==> flow/design.v <==
`timescale 1ns / 1ns
    localparam int PREGS   = 128;
    localparam int PREG_W  = $clog2(PREGS);    
    localparam int ROB_DEPTH = 16;
    localparam int ROB_PTR_W = $clog2(ROB_DEPTH);
    typedef enum logic [3:0] {
        NA,
        ADD,
        SUB,
        ANDD,
        ORR,
        RSHIFT,
        SLTIU,
        LUI
    } ALUCTRL;
    typedef enum logic [3:0] {
        NOFUNC,
        ALU,
        MEM,
        BRANCH
    } FUNCU;
    typedef enum logic {
        BHW,
        WORD
    } MEMDATATYPE;
    typedef enum logic {
        STORE,
        LOAD
    } LOADSTORE;
    typedef struct packed {
        logic [31:0] instr;
        logic [31:0] pc;
    } fetch_t;
    typedef struct packed {
        logic [31:0] instr;
        logic [31:0] pc;         
        logic [6:0]  opcode;
        logic [4:0]  rs1;        
        logic        rs1Used;
        logic [4:0]  rs2;
        logic        rs2Used;
        logic [4:0]  rd;
        logic        rdUsed;
        logic [31:0] imm;
        logic        immUsed;
        logic        spec;
        logic        lsType;     
        logic        loadStore;  
        logic        branch;
        logic        jump;
        logic        speculative;
        logic [3:0]  aluop;
        logic [3:0]  funcU;
    } decode_t;
    typedef struct packed {
        logic [PREG_W-1:0] rs1;
        logic [PREG_W-1:0] rs2;
        logic [PREG_W-1:0] rd;
        logic [PREG_W-1:0] old_rd;
        logic [4:0] arch_rd;
        logic [31:0] pc;
        logic [6:0]  opcode;
        logic [31:0] imm;
        logic        imm_used;
        logic        rd_used;
        logic [3:0]  aluop;
        logic [3:0]  funcU;
        logic [1:0]  load_store_type;    
        logic        speculative;
        logic        jump;
        logic        branch;
    } rename_t;
    typedef struct packed {
        logic        valid;
        logic        ready;
        logic [PREG_W-1:0] rs1;
        logic [PREG_W-1:0] rs2;
        logic [PREG_W-1:0] rd;
        logic [PREG_W-1:0] old_rd;
        logic [ROB_PTR_W-1:0] ROB_tag;
        logic [ROB_PTR_W-1:0] ROB_tag_clone;  
        logic [31:0] pc;
        logic [6:0]  opcode;
        logic [31:0] imm;
        logic        imm_used;
        logic        rd_used;
        logic [3:0]  aluop;
        logic [3:0]  funcU;
        logic [1:0]  load_store_type;
        logic        speculative;
        logic        jump;
        logic        branch;
        logic [31:0] rs1_val;
        logic [31:0] rs2_val;
        logic        rs1_rdy;
        logic        rs2_rdy;
        logic [6:0]  rs1_tag;    
        logic [6:0]  rs2_tag;
    } rs_entry_t;
    typedef rs_entry_t dispatch_t;
    typedef struct packed {
        logic        valid;
        logic        completed;
        logic        has_dest;
        logic [4:0]        arch_rd;
        logic [PREG_W-1:0] dest_preg;
        logic [PREG_W-1:0] old_preg;
        logic        is_branch;
        logic [31:0] pc;
    } rob_entry_t;
    typedef struct packed {
        logic [PREG_W-1:0] rd_addr;
        logic [31:0] rs1_val;
        logic rs1_used;
        logic [31:0] rs2_val;
        logic rs2_used;
        logic [31:0] imm_val;
        logic imm_used;
        logic [3:0] aluop;
        logic [ROB_PTR_W-1:0] ROB_tag;
    } alu_entry_t;
    typedef struct packed {
        logic [PREG_W-1:0] rd_addr;
        logic [31:0] rd_val;
        logic completed;
        logic [ROB_PTR_W-1:0] ROB_tag;
    } alu_out_t;
    typedef struct packed {
        logic [PREG_W-1:0] rd_addr;
        logic [31:0] rs1_val;
        logic rs1_used;
        logic [31:0] rs2_val;
        logic rs2_used;
        logic [31:0] imm_val;
        logic imm_used;
        logic jump;
        logic branch;
        logic [31:0] pc;
        logic took_branch;
        logic [ROB_PTR_W-1:0] ROB_tag;
    } branch_entry_t;
    typedef struct packed {
        logic [PREG_W-1:0] rd_addr;
        logic [31:0] rd_val;
        logic [31:0] dest_addr;
        logic branch_taken;  
        logic completed;
        logic mispredict;
        logic [ROB_PTR_W-1:0] ROB_tag;
    } branch_out_t;
    typedef struct packed {
        logic [PREG_W-1:0] rd_addr;
        logic [31:0] rs1_val;
        logic rs1_used;
        logic [31:0] rs2_val;
        logic rs2_used;
        logic [31:0] imm_val;
        logic imm_used;
        logic lsType;  
        logic loadStore;  
        logic [31:0] pc;
        logic [ROB_PTR_W-1:0] ROB_tag;
    } lsu_entry_t;
    typedef struct packed {
        logic [PREG_W-1:0] rd_addr; 
        logic [31:0] rd_val;
        logic completed;
        logic [ROB_PTR_W-1:0] ROB_tag;
    } lsu_out_t;
    typedef struct packed {
        logic [PREG_W-1:0] rd_addr;      
        logic [31:0]       rd_val;       
        logic              completed;    
        logic              mispredict;   
        logic [ROB_PTR_W-1:0] ROB_tag;  
        logic              branch_taken;  
        logic [31:0]       dest_addr;     
        logic [1:0]        src_fu;        
    } wb_packet_t;
    localparam int RS_ENTRY_W     = 204;    
    localparam int FETCH_T_W      = 64;
    localparam int DECODE_T_W     = 136;
    localparam int RENAME_T_W     = 119;
    localparam int ALU_OUT_T_W    = 44;
    localparam int BRANCH_OUT_T_W = 78;
    localparam int LSU_OUT_T_W    = 44;
`timescale 1ns / 1ns
module prioritydecoder 
#(
    parameter WIDTH = 4
)(
    input logic [WIDTH-1:0] in,
    output logic [$clog2(WIDTH)-1:0] out,
    output logic valid
);
    always_comb begin
        valid = 1'b0;
        out   = '0;
        for (int i = WIDTH-1; i >= 0; i--) begin
            if (in[i] && !valid) begin
                valid = 1'b1;
                out   = i[$clog2(WIDTH)-1:0];  
            end
        end
    end
endmodule
`timescale 1ns / 1ns
 `timescale 1ns / 1ns
module reservation_station #(
    parameter int  RS_DEPTH   = 8
)(
    input  logic      clk_i,
    input  logic      rst_i,
    input  logic      recover_i,
    input  logic      disp_valid_i,
    output logic      disp_ready_o,
    input  logic [RS_ENTRY_W-1:0] disp_entry_i,    
    output logic      issue_valid_o,
    input  logic      issue_ready_i,
    output logic [RS_ENTRY_W-1:0] issue_entry_o,   
    input  logic       cdb_valid_i,
    input  logic [6:0] cdb_tag_i
);
    logic [RS_ENTRY_W-1:0] entries [RS_DEPTH];      
    rs_entry_t rd_tmp;                  
    rs_entry_t nx_tmp;                  
    logic [RS_ENTRY_W-1:0] entries_n [RS_DEPTH];
    logic [RS_DEPTH-1:0] valid_vec;
    logic [RS_DEPTH-1:0] ready_vec;
    always_comb begin
        for (int i = 0; i < RS_DEPTH; i++) begin
            rd_tmp       = entries[i];
            valid_vec[i] = rd_tmp.valid;
            ready_vec[i] = rd_tmp.rs1_rdy & rd_tmp.rs2_rdy;  
        end
    end
    logic [RS_DEPTH-1:0] free_mask; 
    assign free_mask = ~valid_vec;
    logic [$clog2(RS_DEPTH)-1:0] free_idx;
    logic have_free;
    prioritydecoder #(.WIDTH(RS_DEPTH)) u_dec_free (
        .in   (free_mask),
        .out  (free_idx),
        .valid(have_free)
    );
    assign disp_ready_o = have_free && !recover_i;
    wire do_insert = disp_valid_i && disp_ready_o;
    logic [RS_DEPTH-1:0] issue_mask;
    assign issue_mask = valid_vec & ready_vec;
    logic [$clog2(RS_DEPTH)-1:0] issue_idx;
    logic have_issue;
    prioritydecoder #(.WIDTH(RS_DEPTH)) u_dec_issue (
        .in   (issue_mask),
        .out  (issue_idx),
        .valid(have_issue)
    );
    logic                          hold_valid;      
    rs_entry_t                      hold_entry;      
    logic [$clog2(RS_DEPTH)-1:0]    hold_idx;        
    wire cand_valid = have_issue && !recover_i;      
    wire do_issue   = issue_valid_o && issue_ready_i;  
    always_ff @(posedge clk_i or posedge rst_i) begin
        if (rst_i) begin
            hold_valid <= 1'b0;                     
            hold_entry <= '0;                       
            hold_idx   <= '0;                       
        end else if (recover_i) begin
            hold_valid <= 1'b0;
            hold_entry <= '0;
            hold_idx   <= '0;
        end else begin
            if (!hold_valid && cand_valid) begin    
                hold_valid <= 1'b1;                 
                hold_entry <= entries[issue_idx];   
                hold_idx   <= issue_idx;            
            end
            if (hold_valid && issue_ready_i) begin  
                hold_valid <= 1'b0;                 
            end
        end
    end
    assign issue_valid_o = hold_valid && !recover_i;       
    assign issue_entry_o = hold_valid ? hold_entry : '0;   
    always_comb begin
        for (int i = 0; i < RS_DEPTH; i++) begin
            nx_tmp = entries[i];
            if (cdb_valid_i && nx_tmp.valid) begin
                if (!nx_tmp.rs1_rdy && (nx_tmp.rs1_tag == cdb_tag_i))
                    nx_tmp.rs1_rdy = 1'b1;
                if (!nx_tmp.rs2_rdy && (nx_tmp.rs2_tag == cdb_tag_i))
                    nx_tmp.rs2_rdy = 1'b1;
            end
            if (do_insert && (free_idx == i)) begin
                nx_tmp       = disp_entry_i;
                nx_tmp.valid = 1'b1;
            end
            if (do_issue && !(do_insert && (hold_idx == free_idx)) && (hold_idx == i)) begin
                nx_tmp.valid   = 1'b0;
                nx_tmp.rs1_rdy = 1'b0;
                nx_tmp.rs2_rdy = 1'b0;
            end
            entries_n[i] = nx_tmp;
        end
    end
    always_ff @(posedge clk_i or posedge rst_i) begin
        if (rst_i) begin
            for (int i = 0; i < RS_DEPTH; i++) begin
                entries[i] <= '0;
            end
        end else if (recover_i) begin
            for (int i = 0; i < RS_DEPTH; i++) begin
                entries[i] <= '0;
            end
        end else begin
            for (int i = 0; i < RS_DEPTH; i++) begin
                entries[i] <= entries_n[i];
            end
        end
    end
endmodule
From RTL to reports: reservation_station
Tool output for the design above before and after an edit, in the order of the flow.
Lines under "before" count in the file above, lines under "after" in the edited file.
"diff": "after" minus "before" as printed here.
Operators: Yosys type, input widths -> output width; for muxes data width and select width s.
{"block": "design", "top_module": "reservation_station", "clock_port": "clk_i", "library": "sky130hd", "corner": "tt_025C_1v80"}

The edit
The edit as a unified diff against the file above.
A script made this edit. It changes what the design does and was not meant as an optimisation.
begin of diff
@@ -244,5 +244,5 @@
         .valid(have_free)
     );
-    assign disp_ready_o = have_free && !recover_i;
+    assign disp_ready_o = have_free || !recover_i;
     wire do_insert = disp_valid_i && disp_ready_o;
     logic [RS_DEPTH-1:0] issue_mask;
end of diff

Word-level counts
Counts by Yosys on the flattened word-level netlist (proc, flatten, opt, wreduce). Print and check cells are left out. Cells with the same type and inputs are merged into one.
{"block": "classes", "item": "mux", "before": 121, "after": 121, "diff": 0}
{"block": "classes", "item": "n_reduce_logical", "before": 157, "after": 157, "diff": 0}
{"block": "classes", "item": "logic", "before": 10, "after": 10, "diff": 0}
{"block": "classes", "item": "n_eq", "before": 38, "after": 38, "diff": 0}
{"block": "op_table", "op": "$logic_and 1x1->1", "before": 63, "after": 62, "diff": -1}
{"block": "op_table", "op": "$logic_or 1x1->1", "before": 0, "after": 1, "diff": 1}
{"block": "op_table", "op": "$mux 1", "before": 83, "after": 83, "diff": 0}
{"block": "op_table", "op": "$logic_not 1->1", "before": 33, "after": 33, "diff": 0}
{"block": "op_table", "op": "$reduce_bool 4->1", "before": 24, "after": 24, "diff": 0}
{"block": "op_table", "op": "$mux 3", "before": 18, "after": 18, "diff": 0}
{"block": "op_table", "op": "$eq 7x7->1", "before": 16, "after": 16, "diff": 0}
{"block": "op_table", "op": "$reduce_and 2->1", "before": 16, "after": 16, "diff": 0}
{"block": "op_table", "op": "$eq 3x3->1 const B", "before": 12, "after": 12, "diff": 0}
{"block": "op_table", "op": "$mux 204", "before": 11, "after": 11, "diff": 0}
{"block": "op_table", "op": "$reduce_bool 2->1", "before": 9, "after": 9, "diff": 0}
{"block": "op_table", "op": "$reduce_bool 3->1", "before": 9, "after": 9, "diff": 0}
{"block": "op_table", "op": "$and 1x1->1", "before": 8, "after": 8, "diff": 0}
{"block": "op_table", "op": "$mux 203", "before": 8, "after": 8, "diff": 0}
{"block": "op_table", "op": "$eq 3x2->1 const B", "before": 6, "after": 6, "diff": 0}
{"block": "op_table", "op": "$eq 3x1->1 const B", "before": 3, "after": 3, "diff": 0}
{"block": "op_table", "op": "$logic_not 3->1", "before": 3, "after": 3, "diff": 0}
{"block": "op_table", "op": "$and 8x8->8", "before": 1, "after": 1, "diff": 0}
{"block": "op_table", "op": "$eq 3x3->1", "before": 1, "after": 1, "diff": 0}
{"block": "op_table", "op": "$not 8->8", "before": 1, "after": 1, "diff": 0}
{"block": "op_table", "op": "$pmux 204 s8", "before": 1, "after": 1, "diff": 0}
{"block": "word_totals", "item": "out_inout_bits", "before": 206, "after": 206, "diff": 0}
{"block": "word_totals", "item": "reg_bits", "before": 1840, "after": 1840, "diff": 0}
{"block": "word_totals", "item": "in_bits", "before": 217, "after": 217, "diff": 0}
{"block": "word_totals", "item": "elab_cells", "before": 361, "after": 361, "diff": 0}

Logic depth
Depth = most cells in a row (Yosys ltp): at word level without a register or memory, in the mapped netlist without a sequential cell, where the memories' decode and read muxes count.
{"block": "logic_depth", "item": "word_depth", "before": 31, "after": 31, "diff": 0}
{"block": "logic_depth", "item": "abc_area", "before": "0", "after": "0"}
{"block": "logic_depth", "item": "mapped_depth", "before": 10, "after": 10, "diff": 0}
{"block": "logic_depth", "item": "depth_no_buf", "before": 5, "after": 6, "diff": 1}

Netlist
Yosys stat after the flow's synthesis: flattened, memories mapped to cells. It holds for the ABC_AREA given above (unset counts as 0); a run with the other value may have another netlist.
{"block": "by_type", "cell": "sky130_fd_sc_hd__nor2_1", "before": 34, "after": 434, "diff": 400}
{"block": "by_type", "cell": "sky130_fd_sc_hd__a211oi_1", "before": 11, "after": 226, "diff": 215}
{"block": "by_type", "cell": "sky130_fd_sc_hd__buf_2", "before": 241, "after": 454, "diff": 213}
{"block": "by_type", "cell": "sky130_fd_sc_hd__a31oi_1", "before": 211, "after": 0, "diff": -211}
{"block": "by_type", "cell": "sky130_fd_sc_hd__a21oi_1", "before": 1810, "after": 2014, "diff": 204}
{"block": "by_type", "cell": "sky130_fd_sc_hd__a22oi_1", "before": 0, "after": 202, "diff": 202}
{"block": "by_type", "cell": "sky130_fd_sc_hd__o221ai_1", "before": 402, "after": 201, "diff": -201}
{"block": "by_type", "cell": "sky130_fd_sc_hd__a221o_1", "before": 201, "after": 0, "diff": -201}
{"block": "by_type", "cell": "sky130_fd_sc_hd__o21ai_0", "before": 205, "after": 7, "diff": -198}
{"block": "by_type", "cell": "sky130_fd_sc_hd__a21o_1", "before": 201, "after": 4, "diff": -197}
{"block": "by_type", "cell": "sky130_fd_sc_hd__nand3b_1", "before": 4, "after": 201, "diff": 197}
{"block": "by_type", "cell": "sky130_fd_sc_hd__clkbuf_1", "before": 788, "after": 593, "diff": -195}
{"block": "by_type", "cell": "sky130_fd_sc_hd__o41ai_2", "before": 0, "after": 191, "diff": 191}
{"block": "by_type", "cell": "sky130_fd_sc_hd__xnor2_1", "before": 34, "after": 1, "diff": -33}
{"block": "by_type", "cell": "sky130_fd_sc_hd__xor2_1", "before": 80, "after": 112, "diff": 32}
{"block": "by_type", "cell": "sky130_fd_sc_hd__buf_4", "before": 46, "after": 33, "diff": -13}
{"block": "by_type", "cell": "sky130_fd_sc_hd__buf_1", "before": 27, "after": 39, "diff": 12}
{"block": "by_type", "cell": "sky130_fd_sc_hd__o41ai_1", "before": 0, "after": 10, "diff": 10}
Not every row of either side is listed.
{"block": "mapped", "item": "buf_cells", "before": 1102, "after": 1122, "diff": 20}
{"block": "mapped", "item": "seq_area_um2", "before": 46044.2, "after": 46044.2, "diff": 0.0}
{"block": "mapped", "item": "ff_cells", "before": 1840, "after": 1840, "diff": 0}
{"block": "mapped", "item": "area_um2", "before": 85321.8, "after": 88333.5, "diff": 3011.7}
{"block": "mapped", "item": "mapped_cells", "before": 9901, "after": 10317, "diff": 416}
The figures by module come from a second, unflattened synthesis with its own total; it is not the netlist above.
{"block": "hier_totals", "item": "hier_cells", "before": 10291, "after": 10291, "diff": 0}
{"block": "hier_totals", "item": "hier_area_um2", "before": 87931.8, "after": 87985.6, "diff": 53.8}
Each row is one instance without its submodules.
{"block": "modules_before", "mod": "reservation_station", "area_um2": 87799.2, "n_cells": 10269, "seq_area_um2": 46044.2, "n_inst": 1}
{"block": "modules_before", "mod": "prioritydecoder (WIDTH=8)", "area_um2": 66.3, "n_cells": 11, "seq_area_um2": 0.0, "n_inst": 2}
{"block": "modules_after", "mod": "reservation_station", "area_um2": 87853.0, "n_cells": 10269, "seq_area_um2": 46044.2, "n_inst": 1}
{"block": "modules_after", "mod": "prioritydecoder (WIDTH=8)", "area_um2": 66.3, "n_cells": 11, "seq_area_um2": 0.0, "n_inst": 2}

Path before layout
OpenSTA on the mapped netlist: ideal clock, no wires. The path of least setup slack (recovery checks aside). Input and output delay are each 20% of the period. Register names are those of the netlist, which keeps one name where synthesis merged equal registers.
{"block": "synth_path", "item": "kind", "before": "in2out", "after": "in2out"}
{"block": "synth_path", "item": "start", "before": "input recover_i", "after": "input recover_i"}
{"block": "synth_path", "item": "end", "before": "output disp_ready_o", "after": "output disp_ready_o"}
{"block": "synth_path", "item": "path_buffers", "before": 3, "after": 0, "diff": -3}
{"block": "synth_path", "item": "path_stages", "before": 4, "after": 2, "diff": -2}
{"block": "synth_path", "item": "delay_ps", "before": 933, "after": 446, "diff": -487}
{"block": "synth_path", "item": "in_delay_ps", "before": 2000, "after": 2000, "diff": 0}
{"block": "synth_path", "item": "tclk_ps", "before": 10000, "after": 10000, "diff": 0}
{"block": "synth_path", "item": "arrival_time_ps", "before": 2933, "after": 2446, "diff": -487}
{"block": "synth_path", "item": "t_first_pin_ps", "before": 2000, "after": 2000, "diff": 0}
{"block": "synth_path", "item": "out_delay_ps", "before": 2000, "after": 2000, "diff": 0}
{"block": "synth_path", "item": "setup_slack_ps", "before": 5067, "after": 5554, "diff": 487}
{"block": "synth_path", "item": "required_time_ps", "before": 8000, "after": 8000, "diff": 0}
{"block": "synth_path", "item": "synth_period_reached_ps", "before": 4933, "after": 4446, "diff": -487}
"delay_ps" is the arrival time less input delay plus setup time.
A path that ends at an output port has no setup time.
"path_stages" counts driving pins, that of a launching flip-flop among them; a cell with two outputs on the path counts twice.
"synth_period_reached_ps" is the clock period less the worst setup slack; recovery checks do not enter. This is arithmetic on one report: input and output delays are still those of the set period (20% each).
The rows between start and end are the longest chain of elaborated cells between them; the timing report does not say that the signal goes this way. Where chains are equally long, one stands for them.
A line is the first line of the expression or statement that the cell stems from. Yosys adds cells for indexed reads and writes and turns some case tables into memories.
{"block": "synth_between_before", "cell_sequence": "sky130_fd_sc_hd__clkbuf_1 sky130_fd_sc_hd__clkbuf_1 sky130_fd_sc_hd__clkbuf_1 sky130_fd_sc_hd__nor2_1", "elab_chain_len": 2, "cells_between": 2, "cone_classes": "reduce/logical: 2"}
{"block": "synth_lines_before", "item": "start, declared", "line_no": 214, "rtl": "input  logic      recover_i,"}
{"block": "synth_lines_before", "item": "$logic_not 1->1", "line_no": 246, "rtl": "assign disp_ready_o = have_free && !recover_i;"}
{"block": "synth_lines_before", "item": "$logic_and 1x1->1", "line_no": 246}
{"block": "synth_lines_before", "item": "end, declared", "line_no": 216, "rtl": "output logic      disp_ready_o,"}
{"block": "synth_between_after", "cell_sequence": "sky130_fd_sc_hd__nand3_1 sky130_fd_sc_hd__or3_1", "elab_chain_len": 2, "cells_between": 2, "cone_classes": "reduce/logical: 2"}
{"block": "synth_lines_after", "item": "start, declared", "line_no": 214, "rtl": "input  logic      recover_i,"}
{"block": "synth_lines_after", "item": "$logic_not 1->1", "line_no": 246, "rtl": "assign disp_ready_o = have_free || !recover_i;"}
{"block": "synth_lines_after", "item": "$logic_or 1x1->1", "line_no": 246}
{"block": "synth_lines_after", "item": "end, declared", "line_no": 216, "rtl": "output logic      disp_ready_o,"}

Timing after layout
From the final timing report of each run of pair 1: the path of least setup slack in the routed layout; clock arrival at registers is part of the times.
The report prints the path's times to 10 ps; the period is as set.
{"block": "layout_path", "item": "kind", "before": "reg2out", "after": "in2out"}
{"block": "layout_path", "item": "start", "before": "register hold_valid", "after": "input recover_i"}
{"block": "layout_path", "item": "end", "before": "output issue_entry_o[108]", "after": "output disp_ready_o"}
{"block": "layout_path", "item": "out_delay_ps", "before": 2000, "after": 2000, "diff": 0}
{"block": "layout_path", "item": "in_delay_ps", "after": 2000}
{"block": "layout_path", "item": "arrival_time_ps", "before": 3830, "after": 3910, "diff": 80}
{"block": "layout_path", "item": "path_buffers", "before": 2, "after": 2, "diff": 0}
{"block": "layout_path", "item": "required_time_ps", "before": 8000, "after": 8000, "diff": 0}
{"block": "layout_path", "item": "tclk_ps", "before": 10000, "after": 10000, "diff": 0}
{"block": "layout_path", "item": "path_stages", "before": 4, "after": 4, "diff": 0}
{"block": "layout_path", "item": "t_first_pin_ps", "before": 850, "after": 2000, "diff": 1150}
{"block": "layout_path", "item": "setup_slack_ps", "before": 4170, "after": 4090, "diff": -80}
The rows between start and end are the longest chain of elaborated cells between them; the timing report does not say that the signal goes this way. Where chains are equally long, one stands for them.
A register here has more assigning lines than the two given.
{"block": "layout_between_before", "cell_sequence": "sky130_fd_sc_hd__dfrtp_4 sky130_fd_sc_hd__buf_4 sky130_fd_sc_hd__and2_1 sky130_fd_sc_hd__clkdlybuf4s50_1", "elab_chain_len": 1, "cells_between": 1, "lines_between": 1, "cone_classes": "mux: 1"}
{"block": "layout_lines_before", "item": "start, declared", "line_no": 257, "rtl": "logic                          hold_valid;"}
{"block": "layout_lines_before", "item": "start, assigned", "line_no": 264, "rtl": "hold_valid <= 1'b0;"}
{"block": "layout_lines_before", "item": "start, assigned", "line_no": 268, "rtl": "hold_valid <= 1'b0;"}
{"block": "layout_lines_before", "item": "$mux 204", "line_no": 283, "rtl": "assign issue_entry_o = hold_valid ? hold_entry : '0;"}
{"block": "layout_lines_before", "item": "end, declared", "line_no": 220, "rtl": "output logic [RS_ENTRY_W-1:0] issue_entry_o,"}
{"block": "layout_between_after", "cell_sequence": "sky130_fd_sc_hd__buf_16 sky130_fd_sc_hd__nand3_1 sky130_fd_sc_hd__or3_1 sky130_fd_sc_hd__clkdlybuf4s50_1", "elab_chain_len": 2, "cells_between": 2, "cone_classes": "reduce/logical: 2"}
{"block": "layout_lines_after", "item": "start, declared", "line_no": 214, "rtl": "input  logic      recover_i,"}
{"block": "layout_lines_after", "item": "$logic_not 1->1", "line_no": 246, "rtl": "assign disp_ready_o = have_free || !recover_i;"}
{"block": "layout_lines_after", "item": "$logic_or 1x1->1", "line_no": 246}
{"block": "layout_lines_after", "item": "end, declared", "line_no": 216, "rtl": "output logic      disp_ready_o,"}

Flow runs
Runs of the flow (Yosys, OpenROAD) on both versions; the two runs of a pair have the same settings. The constraints put input and output delay at 20% of the set period each and load the outputs with 0.01 pF.
{"block": "settings_pair_1", "CORE_MARGIN": 4, "CORE_UTILIZATION": 35, "PLACE_DENSITY": 0.55, "period_ns": 10.0, "CAP_MARGIN": 20, "SLEW_MARGIN": 20}
{"block": "results_pair_1", "item": "ws_hold_ps", "before": 494, "after": 505, "diff": 11}
{"block": "results_pair_1", "item": "finish.utilization_pct", "before": 40.5, "after": 40.1, "diff": -0.4}
{"block": "results_pair_1", "item": "setup_ws_ps", "before": 4168, "after": 4087, "diff": -81}
{"block": "results_pair_1", "item": "yosys_chip_area_um2", "before": 85321.8, "after": 88333.5, "diff": 3011.7}
{"block": "results_pair_1", "item": "die_area_um2", "before": 251738.0, "after": 260483.0, "diff": 8745.0}
{"block": "results_pair_1", "item": "achievedPeriod_ps", "before": 5832, "after": 5913, "diff": 81}
{"block": "settings_pair_2", "CELL_PAD_IN_SITES_GLOBAL_PLACEMENT": 0, "CORE_ASPECT_RATIO": 1.55, "CORE_MARGIN": 3, "CORE_UTILIZATION": 55, "PLACE_DENSITY_LB_ADDON": 0.26, "SETUP_SLACK_MARGIN": 2.1, "SLEW_MARGIN": 30, "TNS_END_PERCENT": 70, "period_ns": 9.59, "CAP_MARGIN": 20}
{"block": "results_pair_2", "item": "ws_hold_ps", "before": 492, "after": 504, "diff": 12}
{"block": "results_pair_2", "item": "finish.utilization_pct", "before": 62.0, "after": 61.7, "diff": -0.3}
{"block": "results_pair_2", "item": "setup_ws_ps", "before": 3414, "after": 4051, "diff": 637}
{"block": "results_pair_2", "item": "yosys_chip_area_um2", "before": 85321.8, "after": 88333.5, "diff": 3011.7}
{"block": "results_pair_2", "item": "die_area_um2", "before": 160007.0, "after": 165566.0, "diff": 5559.0}
{"block": "results_pair_2", "item": "achievedPeriod_ps", "before": 6176, "after": 5539, "diff": -637}
"achievedPeriod_ps" = clock period - worst setup slack. The figure is calculated, with input and output delays left at 20% of the set period.
